==> flow/design.v <==
`timescale 1ns/10ps
module MBF(CLK, RESET, IN_VALID, IN_DATA, X_DATA, Y_DATA, OUT_VALID);
input   CLK;
input   RESET;
input   IN_VALID;
input       [12:0]  IN_DATA;
output  reg [12:0]  X_DATA;
output  reg [12:0]  Y_DATA;
output  reg         OUT_VALID;
reg [5:0] data_cnt;
reg [12:0] s[0:10];
reg [12:0] in_data;
reg [33:0] y_h[0:11];
reg [33:0] y_l[0:11];
wire [17:0] H0, H1, H2, H3, H4, H5, H6, H7, H8, H9, H10, H11;
wire [17:0] L0, L1, L2, L3, L4, L5, L6, L7, L8, L9, L10, L11;
assign H0 = 18'd110592;
assign H1 = 18'd77824;
assign H2 = 18'd20480;
assign H3 = 18'd36864;
assign H4 = 18'd86016;
assign H5 = 18'd69632;
assign H6 = 18'd65536;
assign H7 = 18'd77824;
assign H8 = 18'd45056;
assign H9 = 18'd49152;
assign H10 = 18'd65536;
assign H11 = 18'd126976;
assign L0 = 18'd57344;
assign L1 = 18'd16384;
assign L2 = 18'd12288;
assign L3 = 18'd4096;
assign L4 = 18'd65536;
assign L5 = 18'd57344;
assign L6 = 18'd114688;
assign L7 = 18'd65536;
assign L8 = 18'd126976;
assign L9 = 18'd114688;
assign L10 = 18'd126976;
assign L11 = 18'd69632;
always@(posedge RESET or posedge CLK)
begin
    if (RESET) begin
        in_data <= 13'b0;
        s[0] <= 13'b0;
		s[1] <= 13'b0;
		s[2] <= 13'b0;
		s[3] <= 13'b0;
		s[4] <= 13'b0;
		s[5] <= 13'b0;	
		s[6] <= 13'b0;
		s[7] <= 13'b0;
		s[8] <= 13'b0;
		s[9] <= 13'b0;
		s[10] <= 13'b0;
 		y_h[0] <= 34'b0;
		y_h[1] <= 34'b0;
		y_h[2] <= 34'b0;
		y_h[3] <= 34'b0;
		y_h[4] <= 34'b0;
		y_h[5] <= 34'b0;	
		y_h[6] <= 34'b0;
		y_h[7] <= 34'b0;
		y_h[8] <= 34'b0;
		y_h[9] <= 34'b0;
		y_h[10] <= 34'b0;
		y_h[11] <= 34'b0;
		y_l[0] <= 34'b0;
		y_l[1] <= 34'b0;
		y_l[2] <= 34'b0;
		y_l[3] <= 34'b0;
		y_l[4] <= 34'b0;
		y_l[5] <= 34'b0;	
		y_l[6] <= 34'b0;
		y_l[7] <= 34'b0;
		y_l[8] <= 34'b0;
		y_l[9] <= 34'b0;
		y_l[10] <= 34'b0;
		y_l[11] <= 34'b0;
    end else begin
        in_data <= (IN_VALID) ? IN_DATA : 13'b0;
		s[0] <= in_data;
		s[1] <= s[0];
		s[2] <= s[1];
		s[3] <= s[2];
		s[4] <= s[3];
		s[5] <= s[4];
		s[6] <= s[5];
		s[7] <= s[6];
		s[8] <= s[7];
		s[9] <= s[8];
		s[10] <= s[9];
		y_h[0] <= H0 * in_data;
		y_h[1] <= H1 * s[0];
        y_h[2] <= H2 * s[1];
        y_h[3] <= H3 * s[2];
        y_h[4] <= H4 * s[3];
        y_h[5] <= H5 * s[4];
        y_h[6] <= H6 * s[5];
        y_h[7] <= H7 * s[6];
        y_h[8] <= H8 * s[7];
        y_h[9] <= H9 * s[8];
        y_h[10] <= H10 * s[9];
        y_h[11] <= H11 * s[10];
		y_l[0] <= L0 * in_data;
		y_l[1] <= L1 * s[0];
        y_l[2] <= L2 * s[1];
        y_l[3] <= L3 * s[2];
        y_l[4] <= L4 * s[3];
        y_l[5] <= L5 * s[4];
        y_l[6] <= L6 * s[5];
        y_l[7] <= L7 * s[6];
        y_l[8] <= L8 * s[7];
        y_l[9] <= L9 * s[8];
        y_l[10] <= L10 * s[9];
        y_l[11] <= L11 * s[10];
    end
end
reg [12:0] fk_x;
reg [12:0] fk_y;
always @ (posedge RESET or posedge CLK)
begin
	if (RESET) begin
		X_DATA <= 13'b0;
		Y_DATA <= 13'b0;
		fk_x <= 13'b0;
		fk_y <= 13'b0;
		OUT_VALID <= 1'b0;
	end else begin
		fk_y <= (((y_h[0] + y_h[1] + y_h[2] + y_h[3] + y_h[4] + y_h[5] + y_h[6] + y_h[7] + y_h[8] + y_h[9] + y_h[10] + y_h[11]) >> 20) & 14'd1) ? 
				(((y_h[0] + y_h[1] + y_h[2] + y_h[3] + y_h[4] + y_h[5] + y_h[6] + y_h[7] + y_h[8] + y_h[9] + y_h[10] + y_h[11]) >> 20) + 1'b1) >> 1 :
				((y_h[0] + y_h[1] + y_h[2] + y_h[3] + y_h[4] + y_h[5] + y_h[6] + y_h[7] + y_h[8] + y_h[9] + y_h[10] + y_h[11]) >> 21);
		fk_x <= (((y_l[0] + y_l[1] + y_l[2] + y_l[3] + y_l[4] + y_l[5] + y_l[6] + y_l[7] + y_l[8] + y_l[9] + y_l[10] + y_l[11]) >> 20) & 14'd1) ? 
				(((y_l[0] + y_l[1] + y_l[2] + y_l[3] + y_l[4] + y_l[5] + y_l[6] + y_l[7] + y_l[8] + y_l[9] + y_l[10] + y_l[11]) >> 20) + 1'b1) >> 1 :
				((y_l[0] + y_l[1] + y_l[2] + y_l[3] + y_l[4] + y_l[5] + y_l[6] + y_l[7] + y_l[8] + y_l[9] + y_l[10] + y_l[11]) >> 21);
		X_DATA <= fk_x;
		Y_DATA <= fk_y;
		OUT_VALID <= (fk_x) ? 1'b1 : 1'b0;
	end
end
endmodule
======== From RTL to reports: MBF ========
What the tools print for MBF, step after step.
Line numbers count from 1 in the design file above.
Operators carry their Yosys type and port widths (W data, S select, Z words).
Library cell names are shortened.
A cell with n/a has no value.
design
  top module .............................. MBF
  clock ................................... CLK
  library ................................. sky130hd
  corner .................................. tt_025C_1v80

======== Word-level counts ========
Source: Yosys, flattened and elaborated. Widths are those after wreduce; folded enables and synchronous resets count as part of the registers. Registers that Yosys merges into a memory's read port (data or address) are not register bits. Print and check cells do not count.
operators by class
  reduce/logical cells .................... 1
  $mul .................................... 18
  add/subtract/negate cells ............... 24
  multiplexer cells ....................... 4
  equal/unequal tests ..................... 0
  divide/modulo/power cells ............... 0
  shifts and indexed selects .............. 0
  $lt $le $gt $ge ......................... 0
  bitwise gates (word level) .............. 0
operator list
  operator                 number
  $mul A5 B13 Y18 const A  9
  $add A34 B34 Y34         16
  $mul A3 B13 Y16 const A  5
  $add A34 B29 Y34         4
  $mul A4 B13 Y17 const A  2
  $mul A2 B13 Y15 const A  2
  $mux W13                 3
  $add A34 B25 Y34         1
  $add A34 B27 Y34         1
  $add A14 B1 Y14 const B  2
  $reduce_bool A13 Y1      1
  $mux W1                  1
bit counts
  bits in read-only memories .............. 0
  memories ................................ 0
  output and inout bits ................... 27
  latch bits .............................. 0
  cells after elaboration ................. 88
  memory bits (writable) .................. 0
  bits of input ports ..................... 16
  register bits ........................... 675
  word width x clocked read ports ......... 0

======== Longest topological paths ========
Longest topological path by Yosys (ltp), each cell counted once; first at word level (registers and memories cut), then after technology mapping (sequential cells cut; the memories' decode and read muxes count).
logic depth
  word-level depth ........................ 13
  ABC_AREA ................................ 0
  depth in mapped cells ................... 23
  gate-level depth less buffers ........... 23

======== Netlist ========
The flow's flattened synthesis, as Yosys stat reports it; memories are mapped. The netlist is that of the ABC_AREA named above (0 if unset); the other value can give another one.
mapped netlist
  buffers ................................. 5
  standard cells after synthesis .......... 3281
  area of sequential cells ................ 0.0122117 mm2
  flip-flop cells ......................... 488
  mapped area ............................. 0.0379189 mm2
cells by type
  cell type  number  area in all (um2)
  dfrtp_1    488     1.22E+04
  fa_1       515     1.03E+04
  ha_1       464     5.81E+03
  inv_1      794     2.98E+03
  xnor2_1    188     1.65E+03
  a21oi_1    134     670.643
  xor2_1     56      490.47
  o21ai_0    91      455.437
  nor2_1     119     446.678
  o21bai_1   48      360.346
  a21o_1     44      330.317
  nand2_1    73      274.013
  nor2b_1    32      200.192
  nor3_1     31      155.149
  nand2b_1   20      125.12
  o21a_1     16      120.115
  a21boi_0   15      112.608
  and2_1     18      112.608
Other cell types: 57; their cells: 135.

======== Path before layout ========
OpenSTA on the mapped netlist: ideal clock, no wires. The path of least setup slack (recovery checks aside). Input and output delay are each 20% of the period. Register names are those of the netlist, which keeps one name where synthesis merged equal registers.
timing path after synthesis
  path kind ............................... flip-flop to flip-flop
  start ................................... register (name not given)
  end ..................................... register fk_y[11]
  required time ........................... 6.877 ns
  path buffers ............................ 0
  library setup time ...................... 0.123 ns
  setup slack ............................. 1.090 ns
  launch time at the first pin ............ 0.000 ns
  period .................................. 7.0 ns
  arrival time ............................ 5.787 ns
  stages .................................. 22
  delay of the path ....................... 5.910 ns
  synthesis period reached ................ 5.91 ns
"delay of the path" is the arrival time less input delay plus setup time.
"stages" counts driving pins, that of a launching flip-flop among them; a cell with two outputs on the path counts twice.
"synthesis period reached" = period - worst setup slack (recovery checks aside). The figure is calculated, with input and output delays left at 20% of the set period.
on the way, after synthesis
  cells stage by stage .................... dfrtp_1 -> fa_1 -> inv_1 -> fa_1 -> inv_1 -> fa_1 -> fa_1 -> fa_1 -> ha_1 -> a2111o_1 -> a21oi_4 -> nor2_4 -> a21oi_1 -> xnor2_1 -> ha_1 -> nand3_1 -> nand4b_1 -> nor4_2 -> nand3b_1 -> nor4b_2 -> a211oi_2 -> xnor2_1
RTL lines, path after synthesis
  item              RTL line  text
  end: assignment   127       fk_y <= 13'b0;
  end: assignment   130       fk_y <= (((y_h[0] + y_h[1] + y_h[2] + y_h[3] + y_h[4] + y_h[5] + y_h[6] + y_h[7] + y_h[8] + y_h[9] + y_h[10] + ...
  end: declaration  120       reg [12:0] fk_y;
Chain of elaborated cells between the ends: none given.

======== Timing after layout ========
Path of least setup slack in the final report of job 1 (OpenROAD, finished layout, wires in). Where an end is a register, its clock arrival counts in the times.
timing path after layout
  path kind ............................... flip-flop to flip-flop
  start ................................... register (name not given)
  end ..................................... register fk_y[11]
  required time ........................... 9.73 ns
  path buffers ............................ 0
  setup slack ............................. 2.04 ns
  launch time at the first pin ............ 0.67 ns
  arrival time ............................ 7.69 ns
  period .................................. 9.2 ns
  stages .................................. 22
  library setup time ...................... 0.12 ns
on the way, after layout
  cells stage by stage .................... dfrtp_1 -> inv_1 -> fa_1 -> fa_1 -> inv_1 -> fa_1 -> fa_1 -> fa_1 -> ha_1 -> a2111o_1 -> a21oi_4 -> nor2_4 -> a21oi_1 -> xnor2_1 -> ha_1 -> nand3_1 -> nand4b_1 -> nor4_2 -> nand3b_1 -> nor4b_2 -> a211oi_2 -> xnor2_1
RTL lines, path after layout
  item              RTL line  text
  end: assignment   127       fk_y <= 13'b0;
  end: assignment   130       fk_y <= (((y_h[0] + y_h[1] + y_h[2] + y_h[3] + y_h[4] + y_h[5] + y_h[6] + y_h[7] + y_h[8] + y_h[9] + y_h[10] + ...
  end: declaration  120       reg [12:0] fk_y;
Chain of elaborated cells between the ends: none given.

--- measured runs ---
Module MBF, platform sky130hd: 5 stored runs of the flow (Yosys, OpenROAD) with differing settings, in no particular order. Input and output delays are each 20% of the period that was set; the output load is 0.01 pF.

---- job 1 ----
settings
  ABC_AREA = 0
  CELL_PAD_IN_SITES_DETAIL_PLACEMENT = 0
  CORE_ASPECT_RATIO = 0.69
  CORE_MARGIN = 2
  CORE_UTILIZATION = 35
  CTS_CLUSTER_SIZE = 87
  GPL_ROUTABILITY_DRIVEN = 0
  GPL_TIMING_DRIVEN = 1
  MAX_ROUTING_LAYER = met4
  MIN_ROUTING_LAYER = met2
  period_ns = 9.2
  CAP_MARGIN = 20
  SLEW_MARGIN = 20
results
  setup TNS ............................... 0.000 ns
  std-cell area (final layout) ............ 0.0423631 mm2
  full die area ........................... 0.111033 mm2
  utilization ............................. 39.4 %
  mapped cell area after synthesis ........ 0.0379189 mm2
  worst-case hold slack ................... 0.348 ns
  setup slack of the worst path ........... 2.042 ns

---- job 2 ----
settings
  ABC_AREA = 1
  CELL_PAD_IN_SITES_DETAIL_PLACEMENT = 2
  CELL_PAD_IN_SITES_GLOBAL_PLACEMENT = 1
  CORE_ASPECT_RATIO = 1.89
  CORE_MARGIN = 9
  CORE_UTILIZATION = 25
  GPL_ROUTABILITY_DRIVEN = 1
  HOLD_SLACK_MARGIN = 0.11
  MAX_ROUTING_LAYER = met5
  MIN_ROUTING_LAYER = met1
  SETUP_SLACK_MARGIN = 1.68
  SLEW_MARGIN = 0
  period_ns = 7.53
  CAP_MARGIN = 20
results
  setup TNS ............................... 0.000 ns
  full die area ........................... 0.171909 mm2
  std-cell area (final layout) ............ 0.0441961 mm2
  utilization ............................. 28.4 %
  setup slack of the worst path ........... 1.870 ns
  worst-case hold slack ................... 0.349 ns
  mapped cell area after synthesis ........ 0.0391526 mm2

---- job 3 ----
settings
  ABC_AREA = 0
  CORE_MARGIN = 7
  CORE_UTILIZATION = 54
  MIN_ROUTING_LAYER = met2
  PLACE_DENSITY_LB_ADDON = 0.18
  SETUP_SLACK_MARGIN = -0.16
  period_ns = 3.82
  CAP_MARGIN = 20
  SLEW_MARGIN = 20
results
  mapped cell area after synthesis ........ 0.0379189 mm2
  std-cell area (final layout) ............ 0.046387 mm2
  setup TNS ............................... -54.493 ns
  utilization ............................. 67.2 %
  full die area ........................... 0.0778354 mm2
  worst-case hold slack ................... 0.346 ns
  setup slack of the worst path ........... -2.288 ns

---- job 4 ----
settings
  ABC_AREA = 0
  CAP_MARGIN = 40
  CORE_MARGIN = 5
  CORE_UTILIZATION = 56
  CTS_CLUSTER_DIAMETER = 216
  GPL_ROUTABILITY_DRIVEN = 1
  MAX_ROUTING_LAYER = met5
  MIN_ROUTING_LAYER = met2
  PLACE_DENSITY_LB_ADDON = 0.06
  SLEW_MARGIN = 10
  period_ns = 9.59
results
  setup TNS ............................... 0.000 ns
  mapped cell area after synthesis ........ 0.0379189 mm2
  std-cell area (final layout) ............ 0.041496 mm2
  setup slack of the worst path ........... 2.544 ns
  utilization ............................. 61.8 %
  full die area ........................... 0.0730161 mm2
  worst-case hold slack ................... 0.347 ns

---- job 5 ----
settings
  ABC_AREA = 1
  CELL_PAD_IN_SITES_DETAIL_PLACEMENT = 0
  CORE_MARGIN = 4
  CORE_UTILIZATION = 40
  CTS_CLUSTER_DIAMETER = 227
  GPL_ROUTABILITY_DRIVEN = 0
  MAX_ROUTING_LAYER = met4
  MIN_ROUTING_LAYER = met2
  PLACE_DENSITY_LB_ADDON = 0.02
  SETUP_SLACK_MARGIN = 1.62
  period_ns = 5.98
  CAP_MARGIN = 20
  SLEW_MARGIN = 20
results
  setup TNS ............................... 0.000 ns
  mapped cell area after synthesis ........ 0.0391526 mm2
  setup slack of the worst path ........... 0.864 ns
  worst-case hold slack ................... 0.345 ns
  std-cell area (final layout) ............ 0.0462281 mm2
  full die area ........................... 0.102951 mm2
  utilization ............................. 47.7 %
--- end ---
